==> flow/design.v <==
module fullAdder (a,b,cin,sum,ca); 
input a,b,cin;
output sum,ca;
assign sum = a ^ b ^ cin; 
assign ca= (a&b) | (a&cin) |(cin&b) ; 
endmodule
module fourBitAdder(a,b,cin,sum,ca);
input[3:0] a,b;
input [3:0]cin;
output [3:0] sum;
output [3:0]ca;
fullAdder FA_0(a[0],b[0],cin[0],sum[0],ca[0]);
fullAdder FA_1(a[1],b[1],cin[1],sum[1],ca[1]);
fullAdder FA_2(a[2],b[2],cin[2],sum[2],ca[2]);
fullAdder FA_3(a[3],b[3],cin[3],sum[3],ca[3]);
endmodule
module sixtBitAdder(a,b,cin,sum,ca);
input[15:0] a,b;
input [15:0]cin;
output[15:0] sum;
output [15:0]ca;
fourBitAdder FA_0(a[3:0],b[3:0],cin[3:0],sum[3:0],ca[3:0]);
fourBitAdder FA_1(a[7:4],b[7:4],cin[7:4],sum[7:4],ca[7:4]);
fourBitAdder FA_2(a[11:8],b[11:8],cin[11:8],sum[11:8],ca[11:8]);
fourBitAdder FA_3(a[15:12],b[15:12],cin[15:12],sum[15:12],ca[15:12]);
endmodule
module thirtBitAdder(a,b,cin,sum,ca);
input[31:0] a,b;
input [31:0]cin;
output[31:0] sum;
output [31:0]ca;
sixtBitAdder FA_0(a[15:0],b[15:0],cin[15:0],sum[15:0],ca[15:0]);
sixtBitAdder FA_1(a[31:16],b[31:16],cin[31:16],sum[31:16],ca[31:16]);
endmodule
module sixtyBitAdder(a,b,cin,sum,ca);
input [64:0] a,b;
input [64:0]cin;
output[64:0] sum;
output [64:0]ca;
assign ca[0]=1'b0;
assign sum[64:48]=17'b0;               
assign ca[64:49]=16'b0;
thirtBitAdder FA_0(a[31:0],b[31:0],cin[31:0],sum[31:0],ca[32:1]);
sixtBitAdder FA_1(a[47:32],b[47:32],cin[47:32],sum[47:32],ca[48:33]);
endmodule
module three_fa(sum,ca,a);
input [8:0][64:0]a;
output [2:0][64:0]sum,ca;
sixtyBitAdder a_0(a[0],a[1],a[2],sum[0],ca[0]);
sixtyBitAdder a_1(a[3],a[4],a[5],sum[1],ca[1]);
sixtyBitAdder a_2(a[6],a[7],a[8],sum[2],ca[2]);
endmodule
module three_fam(sum,ca,s,c);
input [4:0][64:0]s;
input [3:0][64:0]c;
output  [2:0][64:0]sum,ca;
sixtyBitAdder a_0(s[0],s[1],c[0],sum[0],ca[0]);
sixtyBitAdder a_1(c[1],s[2],c[2],sum[1],ca[1]);
sixtyBitAdder a_2(s[3],s[4],c[3],sum[2],ca[2]);
endmodule
module ppg(c,a,b);
input[31:0] a,b;
output reg[31:0][64:0] c;
reg [64:0] pp;
integer i,j;
always@(*)
begin
for(i=0;i<32;i+=1)
begin
pp=65'h0000_0000_0000_0000;
for(j=0;j<32;j+=1)
begin
pp[j+i]= a[j] & b[i];
end
c[i]=pp;
end
end
endmodule
module dff_lvl_1 (input [31:0][64:0]d,input [32:1]a2,input [32:1]b2,input [9:1]exp_c,input sign_c,input rst,input clk,output reg [31:0][64:0] q,output reg [74:1] comb);  
    always@(posedge clk )  
       if (!rst)  
       begin
          q <= 0;
          comb <= 0;
       end
       else  
       begin
          q <= d;
          comb[32:1] <= a2;
          comb[64:33] <= b2;
          comb[73:65] <= exp_c;
          comb[74] <= sign_c;  
       end
endmodule  
module dff_lvl_2 (input [9:0][64:0]d1,input [9:0][64:0]d2,input [74:1] comb,input rst,input clk,output reg [9:0][64:0] q1,output reg [9:0][64:0] q2,output reg [74:1] comb1);  
    always@(posedge clk )  
       if (!rst)  
       begin
          q1 <= 0; 
          q2 <= 0;
          comb1<=0; 
       end
       else  
       begin
          q1 <= d1;  
          q2 <= d2;
          comb1<=comb;
       end
endmodule  
module dff_lvl_3 (input [6:0][64:0]d1,input [6:0][64:0]d2,input [74:1] comb,input rst,input clk,output reg [6:0][64:0] q1,output reg [6:0][64:0] q2,output reg [74:1] comb1);  
    always@(posedge clk )  
       if (!rst)  
       begin
          q1 <= 0; 
          q2 <= 0; 
          comb1<=0; 
       end
       else  
       begin
          q1 <= d1;  
          q2 <= d2;
          comb1<=comb;
       end
endmodule  
module dff_lvl_4 (input [4:0][64:0]d1,input [4:0][64:0]d2,input [74:1] comb,input rst,input clk,output reg [4:0][64:0] q1,output reg [4:0][64:0] q2,output reg [74:1] comb1);  
    always@(posedge clk )  
       if (!rst)  
       begin
          q1 <= 0; 
          q2 <= 0; 
          comb1<=0; 
       end
       else  
       begin
          q1 <= d1;  
          q2 <= d2;
          comb1<=comb;
       end
endmodule  
module dff_lvl_5 (input [2:0][64:0]d1,input [2:0][64:0]d2,input [74:1] comb,input rst,input clk,output reg [2:0][64:0] q1,output reg [2:0][64:0] q2,output reg [74:1] comb1);  
    always@(posedge clk )  
       if (!rst)  
       begin
          q1 <= 0; 
          q2 <= 0; 
          comb1<=0; 
       end
       else  
       begin
          q1 <= d1;  
          q2 <= d2;
          comb1<=comb;
       end
endmodule  
module dff_lvl_6 (input [1:0][64:0]d1,input [1:0][64:0]d2,input [74:1] comb,input rst,input clk,output reg [1:0][64:0] q1,output reg [1:0][64:0] q2,output reg [74:1] comb1);  
    always@(posedge clk )  
       if (!rst)  
       begin
          q1 <= 0; 
          q2 <= 0; 
          comb1<=0; 
       end
       else  
       begin
          q1 <= d1;  
          q2 <= d2;
          comb1<=comb;
       end
endmodule  
module dff_lvl_7 (input [64:0]d1,input [64:0]d2,input [74:1] comb,input rst,input clk,output reg [64:0] q1,output reg [64:0] q2,output reg [74:1] comb1);  
    always@(posedge clk )  
       if (!rst)  
       begin
          q1 <= 0; 
          q2 <= 0;
          comb1<=0;  
       end
       else  
       begin
          q1 <= d1;  
          q2 <= d2;
          comb1<=comb;
       end
endmodule  
module kpga(x,ai,bi);
input ai,bi;
output reg[7:0] x;
always @(ai or bi)
if(ai==bi)
begin
if(ai==0)
x="k";
else
x="g";
end
else
x="p";
endmodule
module kpgga(x,ai,bi);
input [7:0] ai,bi;
output [7:0][7:0]x;
kpga kpg_0(x[0],ai[0],bi[0]);
kpga kpg_1(x[1],ai[1],bi[1]);
kpga kpg_2(x[2],ai[2],bi[2]);
kpga kpg_3(x[3],ai[3],bi[3]);
kpga kpg_4(x[4],ai[4],bi[4]);
kpga kpg_5(x[5],ai[5],bi[5]);
kpga kpg_6(x[6],ai[6],bi[6]);
kpga kpg_7(x[7],ai[7],bi[7]);
endmodule
module lvl #(parameter K=0) (y,x);
input [47:0][7:0]x;
output reg [47:0][7:0] y ;
integer i;
always@(*)
begin 
for(i=0;i<48;i=i+1)
begin
y[i]=x[i];
end 
for(i=47;(i-2**K)>=0;i=i-1)
begin 
if(y[i]=="k") 
begin
y[i]="k";
end 
else if(y[i]=="p")  
begin
if(y[i-2**K]=="k")
y[i]="k";
else if(y[i-2**K]=="p")
y[i]="p";
else
y[i]="g";
end
else  
begin
y[i]="g";
end 
end 
end 
endmodule
module dff_lvl (input [47:0][7:0]d,input [74:1] comb,input rst,input clk,output reg [47:0][7:0] q,output reg[47:0] wire1,output reg[47:0] wire2,input [47:0]a,input [47:0]b,output reg [74:1] comb1);  
    always@(posedge clk )  
       if (!rst)  
       begin
          q <= 0;
          wire1<=0;
          wire2<=0;  
          comb1<=0;
       end
       else  
       begin
          q <= d;  
          wire1<=a;
          wire2<=b;
          comb1<=comb;
       end
endmodule  
module dff (input [47:0]a,input [47:0]b,input [74:1] comb,input rst,input clk,output reg [47:0] c,output reg [47:0] d,output reg [74:1] comb1);  
    always @ (posedge clk )  
    begin
       if (!rst)  
       begin
         c <= 0; 
         d <= 0; 
         comb1<=0;
       end
       else  
       begin
          c <= a;
          d <= b;
          comb1<=comb;  
       end
    end
endmodule  
module ppca(y,x,comb,rst,clk,a,b,c,d,combn);
input [47:0][7:0]x;
input [47:0] a,b;
input [74:1] comb;
wire [47:0][7:0]reg1,reg2,reg3,reg4,reg5,reg6;
wire[47:0] wire6,wire7,wire8,wire9,wire10,wire11,wire12,wire13,wire14,wire15,wire16,wire17;
output  [47:0][7:0] y ;
output [47:0] c,d;
output [74:1] combn;
wire  [47:0][7:0] wire1,wire2,wire3,wire4,wire5,wire18 ;
wire [74:1] comb1,comb2,comb3,comb4,comb5,comb6;
input rst,clk;
dff_lvl c1(x,comb,rst,clk,reg1,wire6,wire7,a,b,comb1);  
lvl #(0) m1(wire1,reg1);
dff_lvl c2(wire1,comb1,rst,clk,reg2,wire8,wire9,wire6,wire7,comb2);  
lvl #(1) m2(wire2,reg2);
dff_lvl c3(wire2,comb2,rst,clk,reg3,wire10,wire11,wire8,wire9,comb3);  
lvl #(2) m3(wire3,reg3);
dff_lvl c4(wire3,comb3,rst,clk,reg4,wire12,wire13,wire10,wire11,comb4);  
lvl #(3) m4(wire4,reg4);
dff_lvl c5(wire4,comb4,rst,clk,reg5,wire14,wire15,wire12,wire13,comb5);  
lvl #(4) m5(wire5,reg5);
dff_lvl c6(wire5,comb5,rst,clk,reg6,wire16,wire17,wire14,wire15,comb6);  
lvl #(5) m6(wire18,reg6);
dff_lvl c7(wire18,comb6,rst,clk,y,c,d,wire16,wire17,combn);  
endmodule
module addera(si,a,b,xin,comb,clk,rst,comb2);
input [47:0] a,b;
input[7:0] xin;
wire [48:0][7:0]x;
integer i;
input clk,rst;
input [74:1] comb;
wire [47:0] c,d,e,f;
wire [47:0][7:0] y ;
  output reg[47:0] si;
wire [74:1] comb1;
output [74:1] comb2;
dff m1(a,b,comb,rst,clk,c,d,comb1);   
kpgga kpg_0(x[8:1],c[7:0],d[7:0]);
kpgga kpg_1(x[16:9],c[15:8],d[15:8]);
kpgga kpg_2(x[24:17],c[23:16],d[23:16]);
kpgga kpg_3(x[32:25],c[31:24],d[31:24]);
kpgga kpg_4(x[40:33],c[39:32],d[39:32]);
kpgga kpg_5(x[48:41],c[47:40],d[47:40]);
assign x[0]=xin;
ppca ppc_0(y[47:0],x[47:0],comb1,rst,clk,c,d,e,f,comb2);
always@(*)
begin
for(i=0;i<48;i=i+1)
begin
if(y[i]=="k")
si[i]=(e[i]^f[i])^0;
else
si[i]=(e[i]^f[i])^1;
end
end
endmodule
module wallace(c,a,b,a2,b2,exp_c,sign_c,clk,rst,a3,b3,exp_c3,sign_c3);
input [32:0] a,b;
output[64:0] c;
input [32:1] a2,b2;
output [32:1] a3,b3;
input sign_c;
output sign_c3;
input [9:1]exp_c;
output [9:1]exp_c3;
wire [74:1] comb1,comb2,comb3,comb4,comb5,comb6,comb7,comb8,comb9,comb10;
wire [7:0]xin;
input clk,rst;
assign xin="k";
wire [31:0][64:0] pp;
wire [31:0][64:0] pp_c;
ppg ppg_0(pp_c,a[31:0],b[31:0]);
dff_lvl_1 m1(pp_c,a2,b2,exp_c,sign_c,rst,clk,pp,comb1);  
wire  [9:0][64:0] sum_c,ca_c,sum,ca;
three_fa a_0(sum_c[2:0],ca_c[2:0],pp[8:0]);
three_fa a_1(sum_c[5:3],ca_c[5:3],pp[17:9]);
three_fa a_2(sum_c[8:6],ca_c[8:6],pp[26:18]);
sixtyBitAdder a_3(pp[27],pp[28],pp[29],sum_c[9],ca_c[9]);
dff_lvl_2 m2(sum_c,ca_c,comb1,rst,clk,sum,ca,comb2);  
wire [6:0][64:0] sum2_c,ca2_c,sum2,ca2;
three_fam a_4(sum2_c[2:0],ca2_c[2:0],sum[4:0],ca[3:0]);
three_fam a_5(sum2_c[5:3],ca2_c[5:3],ca[8:4],sum[8:5]);
sixtyBitAdder a_6(sum[9],ca[9],pp[30],sum2_c[6],ca2_c[6]);
dff_lvl_3 m3(sum2_c,ca2_c,comb2,rst,clk,sum2,ca2,comb3);  
wire [4:0][64:0] sum3_c,ca3_c,sum3,ca3;
three_fam a_7(sum3_c[2:0],ca3_c[2:0],sum2[4:0],ca2[3:0]);
sixtyBitAdder a_8(sum2[5],ca2[4],ca2[5],sum3_c[3],ca3_c[3]);
sixtyBitAdder a_9(sum2[6],ca2[6],pp[31],sum3_c[4],ca3_c[4]);
dff_lvl_4 m4(sum3_c,ca3_c,comb3,rst,clk,sum3,ca3,comb4);  
wire [2:0][64:0] sum4_c,ca4_c,sum4,ca4;
three_fam a_10(sum4_c[2:0],ca4_c[2:0],sum3[4:0],ca3[3:0]);
dff_lvl_5 m5(sum4_c,ca4_c,comb4,rst,clk,sum4,ca4,comb5);  
wire [1:0][64:0] sum5_c,ca5_c,sum5,ca5;
sixtyBitAdder a_11(sum4[0],sum4[1],ca4[0],sum5_c[0],ca5_c[0]);
sixtyBitAdder a_12(sum4[2],ca4[1],ca4[2],sum5_c[1],ca5_c[1]);
dff_lvl_6 m6(sum5_c,ca5_c,comb5,rst,clk,sum5,ca5,comb6);  
wire [64:0] sum6_c,ca6_c,sum6,ca6;
sixtyBitAdder a_13(sum5[0],sum5[1],ca5[0],sum6_c,ca6_c);
dff_lvl_7 m7(sum6_c,ca6_c,comb6,rst,clk,sum6,ca6,comb7);  
wire [64:0] sum7_c,ca7_c,sum7,ca7;
reg [64:0] ca5_d;                   
always@(posedge clk)
    if (!rst)
        ca5_d <= 0;
    else
        ca5_d <= ca5[1];
sixtyBitAdder a_14(sum6,ca5_d,ca6,sum7_c,ca7_c);
dff_lvl_7 m8(sum7_c,ca7_c,comb7,rst,clk,sum7,ca7,comb8);  
wire [64:0] sum8_c,ca8_c,sum8,ca8;
sixtyBitAdder a_15(sum7,ca3[4],ca7,sum8_c,ca8_c);
dff_lvl_7 m9(sum8_c,ca8_c,comb8,rst,clk,sum8,ca8,comb9); 
addera a_16(c[47:0],sum8[47:0],ca8[47:0],xin,comb9,clk,rst,comb10);
assign a3=comb10[32:1];
assign b3=comb10[64:33];
assign exp_c3=comb10[73:65];
assign sign_c3=comb10[74];
assign c[64:48]=0;                   
endmodule
module getval(
    input [32:1] a,
    input [32:1] b,
    output reg [32:1] man_a,
    output reg [32:1] man_b,
    output reg [8:1] exp_a,
    output reg [8:1] exp_b,
    output reg sign_a,
    output reg sign_b
);
always@(*)begin
    man_a={32'b0};
    man_b={32'b0};
    man_a [23:1] = a[23:1];
    man_b [23:1] = b[23:1];
    exp_a =a[31:24];
    exp_b =b[31:24];
    sign_a =a[32];
    sign_b =b[32];
    man_a[24]=1'b1;  
    man_b[24]=1'b1;  
    end
endmodule
module mux21(input [9:1] exp_c,input [32:1] a,input [32:1] b,output [9:1] exp_cs);
wire [9:1]exp_c2,sel;
wire s;
assign exp_c2=9'b1111_1111_1;
wire [9:1]t1,t2,t3;
assign s=((exp_c>255) ||(a[31:24]==255) ||(b[31:24]==255) );
assign sel={8{s}};
assign t1=exp_c2 & sel;
assign t2=exp_c & (~sel);
assign t3=t1|t2;
assign exp_cs=t3;
endmodule
module mux22(input ch,input [9:1]exp_c,output [9:1] exp_cs);
assign exp_cs=exp_c+ch;
endmodule
module mux23(input [65:1] man_c,input [32:1] a,input [32:1] b,output [65:1] man_cs);
wire [65:1]t1,t2,t3,t4,t5,t6,sel,sel2,man_c2,man_c3;
wire s,s2;
assign s=(a[23:1]!=0 || b[23:1]!=0);
assign sel={65{s}};
assign man_c2=65'h0000_0010_0000_0000;
assign man_c3={65{1'b0}};
assign t1=sel &man_c2;
assign t2=man_c3 & (~sel);
assign t3=t1|t2;
assign s2=( ((a[31:24]==255 && a[23:1]!=0) || (b[31:24]==255 && b[23:1]!=0)) || ((a[31:24]==255 && a[23:1]==0) || (b[31:24]==255 && b[23:1]==0)) );
assign sel2={65{s2}};
assign t4=sel2 & t3;
assign t5=man_c &(~sel2);
assign t6=t4 | t5;
assign man_cs=t6;
endmodule
module mux24(input ch,input [65:1] man_cs,input [9:1]exp_cs,input [32:1] a,input [32:1] b,output [31:1] c);
wire [65:1]t1,t2,t3,sel,man_c2,man_c3;
reg [65:1] t7;
wire s;
assign s=(a[31:1]==0 || b[31:1]==0);
assign sel={65{s}};
assign man_c2=man_cs;
assign man_c3={65{1'b0}};
assign t1=man_c3 & sel;
assign t2=man_c2 & (~sel);
assign t3=t1|t2;
wire [9:1] t4,t5,t6,sel2,exp_c2,exp_c3;
assign sel2={9{s}};
assign exp_c2={9{1'b0}};
assign exp_c3=exp_cs;
assign t4= exp_c2 & sel2;
assign t5= exp_c3 & (~sel2);
assign t6=t4|t5;
always@(*)
if(ch==1'b1)
t7[47:25]=t3[47:25];
else
t7[47:25]=t3[46:24];
assign c[23:1]=t7[47:25];
assign c[31:24] =t6[8:1];
endmodule
module dff_lvl_p2 (input [31:0]a1,input [31:0]a2,input [32:0]d1,input [32:0]d2,input [7:0]d3,input [7:0]d4,input d5,input d6,input rst,input clk,output reg [31:0] b1,output reg [31:0] b2,output reg [32:0] q1,output reg [32:0] q2,output reg [7:0] q3,output reg [7:0] q4,output reg q5,output reg q6);  
     always@(posedge clk )  
       if (!rst)  
       begin
          q1 <= 0;
          q2 <= 0;
          q3 <= 0;
          q4 <= 0;
          q5 <= 0;
          q6 <= 0;
          b1 <= 0;
          b2 <= 0; 
       end
       else  
       begin
          q1 <= d1;
          q2 <= d2;
          q3 <= d3;
          q4 <= d4;
          q5 <= d5;
          q6 <= d6;
          b1 <= a1;
          b2 <= a2;  
       end
endmodule  
module dff_lvl_p1 (input [32:1]a,input [32:1]b,input rst,input clk,output reg [31:0] c,output reg [31:0] d);  
    always@(posedge clk )  
       if (!rst)  
       begin
          c <= 0; 
          d <= 0; 
       end
       else  
       begin
          c <= a;  
          d <= b;
       end
endmodule 
module dff_lvl_p3 (input a,input [8:1]b,input [32:1]c,input rst,input clk,output reg [31:0] q);  
    always@(posedge clk )  
       if (!rst)  
       begin
          q <= 0; 
       end
       else  
       begin
          q[31]<=a;
          q[30:23]<=b;
          q[22:0]<=c[23:1];
       end
endmodule  
module fpm(
    input [32:1] a,
    input [32:1] b,
    input clk,
    input rst,
    input in_valid,
    output  [32:1] c,
    output out_valid
    );
wire [33:1] w_MAN_a,w_MAN_a2;         
wire [33:1] w_MAN_b,w_MAN_b2;         
wire [8:1] exp_a,exp_b,exp_a2,exp_b2;        
wire [32:1] a1,b1,a2,b2,a3,b3;      
wire sign_a,sign_b,sign_a2,sign_b2;          
reg sign_c;
wire sign_c3;                                
reg [9:1] r_EXP_c;
wire [9:1] w_EXP_c3;                         
wire [9:1] w_EXP_cs;
wire [9:1] w_EXP_cs2;
wire [65:1] w_MAN_c;                         
wire [65:1] w_MAN_cs;
assign w_MAN_a[33]=1'b0;
assign w_MAN_b[33]=1'b0;
reg [19:1] r_VALID;
always@(posedge clk)
    if (!rst)
        r_VALID <= 0;
    else
        r_VALID <= {r_VALID[18:1],in_valid};
assign out_valid=r_VALID[19];
dff_lvl_p1 p1(a,b,rst,clk,a1,b1);
getval m0(a1,b1,w_MAN_a[32:1],w_MAN_b[32:1],exp_a,exp_b,sign_a,sign_b);           
dff_lvl_p2 p2(a1,b1,w_MAN_a,w_MAN_b,exp_a,exp_b,sign_a,sign_b,rst,clk,a2,b2,w_MAN_a2,w_MAN_b2,exp_a2,exp_b2,sign_a2,sign_b2);
always@(*)
begin
    sign_c=sign_a2^sign_b2;
    r_EXP_c=exp_a2+exp_b2-127;
end
wallace m1(w_MAN_c,w_MAN_a2,w_MAN_b2,a2,b2,r_EXP_c,sign_c,clk,rst ,a3,b3,w_EXP_c3,sign_c3 );                                              
    mux22 m2(w_MAN_c[48],w_EXP_c3,w_EXP_cs);             
    mux21 m3(w_EXP_cs,a3,b3,w_EXP_cs2);                  
    mux23 m4(w_MAN_c,a3,b3,w_MAN_cs);                    
    mux24 m5(w_MAN_c[48],w_MAN_cs,w_EXP_cs2,a3,b3,c[31:1]);    
assign c[32]=sign_c3;
endmodule
# Tool chain data of fpm
# Tool output for the design above, in the order of the flow.
# Lines are those of the file above, counted from 1.
# Operators: Yosys type, input widths -> output width; for muxes data width and select width s.
# Cell names lack the library's common part.
# Not given: --
# design
top,fpm
clock_port,clk
cell_library,sky130hd
lib_corner,tt_025C_1v80

# After elaboration
# Counts by Yosys on the flattened word-level netlist (proc, flatten, opt, wreduce; memories kept). Register bits leave out memories and registers merged into their read ports (data or address). Print and check cells are left out.
# op_classes
n_cmp,1
n_logic,4650
add_sub_neg,3
mux,996
n_reduce_logical,467
eq_ne,585
# op_table
cell,count
$mux 4,722
$eq 7x7->1 const B,356
$and 1x1->1,2225
$xor 1x1->1,1204
$mux 5,225
$or 1x1->1,974
$eq 8x7->1 const B,94
$reduce_or 4->1,178
$eq 6x6->1 const B,88
$reduce_or 2->1,225
$not 1->1,236
$reduce_and 2->1,47
$and 47x47->47,2
$not 47->47,2
$logic_not 31->1,2
$mux 1,48
$and 47x37->47,1
$or 47x47->47,1
$logic_not 23->1,2
$reduce_bool 23->1,2
$eq 1x1->1,38
$eq 5x5->1 const B,7
$mux 23,1
$eq 8x8->1 const B,2
$and 8x8->8,2
$not 8->8,2
$add 8x8->9,1
$add 9x1->9,1
# Other operator kinds: 5; their cells: 14.
# bits
elab_cells,7221
input_bits,67
ff_bits,6543
output_inout_bits,33

# Longest topological paths
# Longest topological path by Yosys (ltp), each cell counted once; first at word level (registers and memories cut), then after technology mapping (sequential cells cut; the memories' decode and read muxes count).
# logic_depth
ltp_word,11
abc_area,1
depth_mapped,15
depth_no_buf,13

# Synthesis result
# The flow's flattened synthesis, as Yosys stat reports it; memories are mapped. The netlist is that of the ABC_AREA named above (0 if unset); the other value can give another one.
# Totals and module areas in this step are rounded.
# by_type
type,count,area_total_um2
dfxtp_1,4959,9.93E+04
inv_1,4044,1.52E+04
nand2_1,3920,1.47E+04
fa_1,488,9769.37
nor2_1,1503,5.64E+03
ha_1,205,2564.96
nor3_1,462,2.31E+03
buf_2,327,1636.57
nand3_1,265,1.33E+03
a21oi_1,247,1.24E+03
clkbuf_1,251,942.154
xor2_1,60,525.504
nand4_2,39,487.968
nand4_1,66,412.896
nor3b_1,48,360.346
o21a_1,46,345.331
or2_2,55,344.08
and3_1,50,312.8
# Not listed: further types 30, cells in them 294.
# mapped
buf_cells,614
stdcells,17329
seq_area_um2,99300
area_um2,160000
flip_flops,4959

# Worst setup path after synthesis
# Path of least setup slack by OpenSTA after synthesis, without wires, with an ideal clock, recovery checks aside; 20% of the period is set as input and as output delay. Where synthesis merged equal registers, the netlist keeps one of their names.
# synth_path
kind,register to output
startpoint,register (no name shown)
endpoint,output c[24]
out_delay_ps,1000
t_first_pin_ps,0
period_ps,5000
path_slack_ps,1496
t_arrival_ps,2504
required_ps,4000
delay_ps,2504
driving_pins,16
path_buffers,2
period_less_setup_slack_ps,3504
# "delay_ps" is the arrival time less input delay plus setup time.
# A path that ends at an output port has no setup time.
# "driving_pins" counts driving pins, that of a launching flip-flop among them; a cell with two outputs on the path counts twice.
# "period_less_setup_slack_ps" is the clock period less the worst setup slack; recovery checks do not enter. This is arithmetic on one report: input and output delays are still those of the set period (20% each).
# synth_between
cell_sequence,dfxtp_1 buf_4 inv_4 nor2_1 nand2_1 xor2_2 buf_2 ha_1 ha_1 nand2_1 nor3b_1 nand3_1 nand2_1 nand3_1 o21ai_0 inv_1
# synth_lines
item,line,text
"end, declared",535,"output  [32:1] c,"
# No chain of elaborated cells between the ends is given.

# Worst path after layout
# From the final timing report of flow run A: the path of least setup slack in the routed layout; clock arrival at registers is part of the times.
# The path's times are printed in steps of 10 ps; the period is the one set.
# layout_path
kind,register to output
startpoint,register (no name shown)
endpoint,output c[25]
required_ps,5220
period_ps,6530
driving_pins,15
path_buffers,1
t_arrival_ps,4360
out_delay_ps,1310
t_first_pin_ps,1070
path_slack_ps,870
# layout_between
cell_sequence,dfxtp_4 inv_8 nor2_1 nand2_1 xor2_2 ha_1 ha_1 nand2_1 nor3b_1 nand3_1 nand2_1 nand3_1 o21ai_0 inv_1 clkdlybuf4s50_1
# layout_lines
item,line,text
"end, declared",535,"output  [32:1] c,"
# No chain of elaborated cells between the ends is given.

# Flow measurements of fpm on sky130hd: 6 stored runs with different settings, listed in no order. Input and output delays are each 20% of the period that was set; the output load is 0.01 pF.
# "achievedPeriod_ps": clock period set for the run, less the worst setup slack. It is reckoned from that one timing run; input and output delays stay at 20% of the period that was set.
# Results are given in rounded form.
# Settings: -- = not set for that run.
stored run,ABC_AREA,CELL_PAD_IN_SITES_DETAIL_PLACEMENT,CORE_ASPECT_RATIO,CORE_UTILIZATION,HOLD_SLACK_MARGIN,MIN_ROUTING_LAYER,PLACE_DENSITY_LB_ADDON,SETUP_SLACK_MARGIN,SLEW_MARGIN,TNS_END_PERCENT,period_ns,CAP_MARGIN,CORE_MARGIN,CELL_PAD_IN_SITES_GLOBAL_PLACEMENT,CTS_CLUSTER_DIAMETER,CTS_CLUSTER_SIZE,GPL_ROUTABILITY_DRIVEN,GPL_TIMING_DRIVEN,PLACE_DENSITY,die_footprint_um2,finalUtil_frac,tns_ps,yosys.chip_area_um2,achievedPeriod_ps,hold_worst_slack_ps,fin_ws_ps
flow run A,1,0,1.04,23,0.19,met2,0.0,-0.16,30,30,6.53,20,2,--,--,--,--,--,--,700000,0.276,0,160000,5662,391,868
flow run B,--,0,--,26,0.21,--,0.26,0.02,5,--,4.14,20,2,2,178,96,1,1,--,602000,0.282,-6640,155000,4450,294,-310
flow run C,1,1,1.04,23,--,met2,--,-0.16,30,--,5.0,20,2,--,--,--,--,--,--,700000,0.269,0,160000,4872,341,128
flow run D,1,1,1.04,23,--,met2,0.0,-0.16,30,30,6.53,20,2,--,--,--,--,--,--,700000,0.276,0,160000,5675,388,855
flow run E,--,1,--,58,-0.08,--,--,--,20,--,4.53,20,2,--,--,--,0,--,--,271000,0.659,0,155000,4386,401,144
flow run F,--,--,0.72,27,--,--,--,0.52,20,--,6.43,20,2,--,106,--,0,--,0.77,580000,0.312,0,155000,5567,398,863
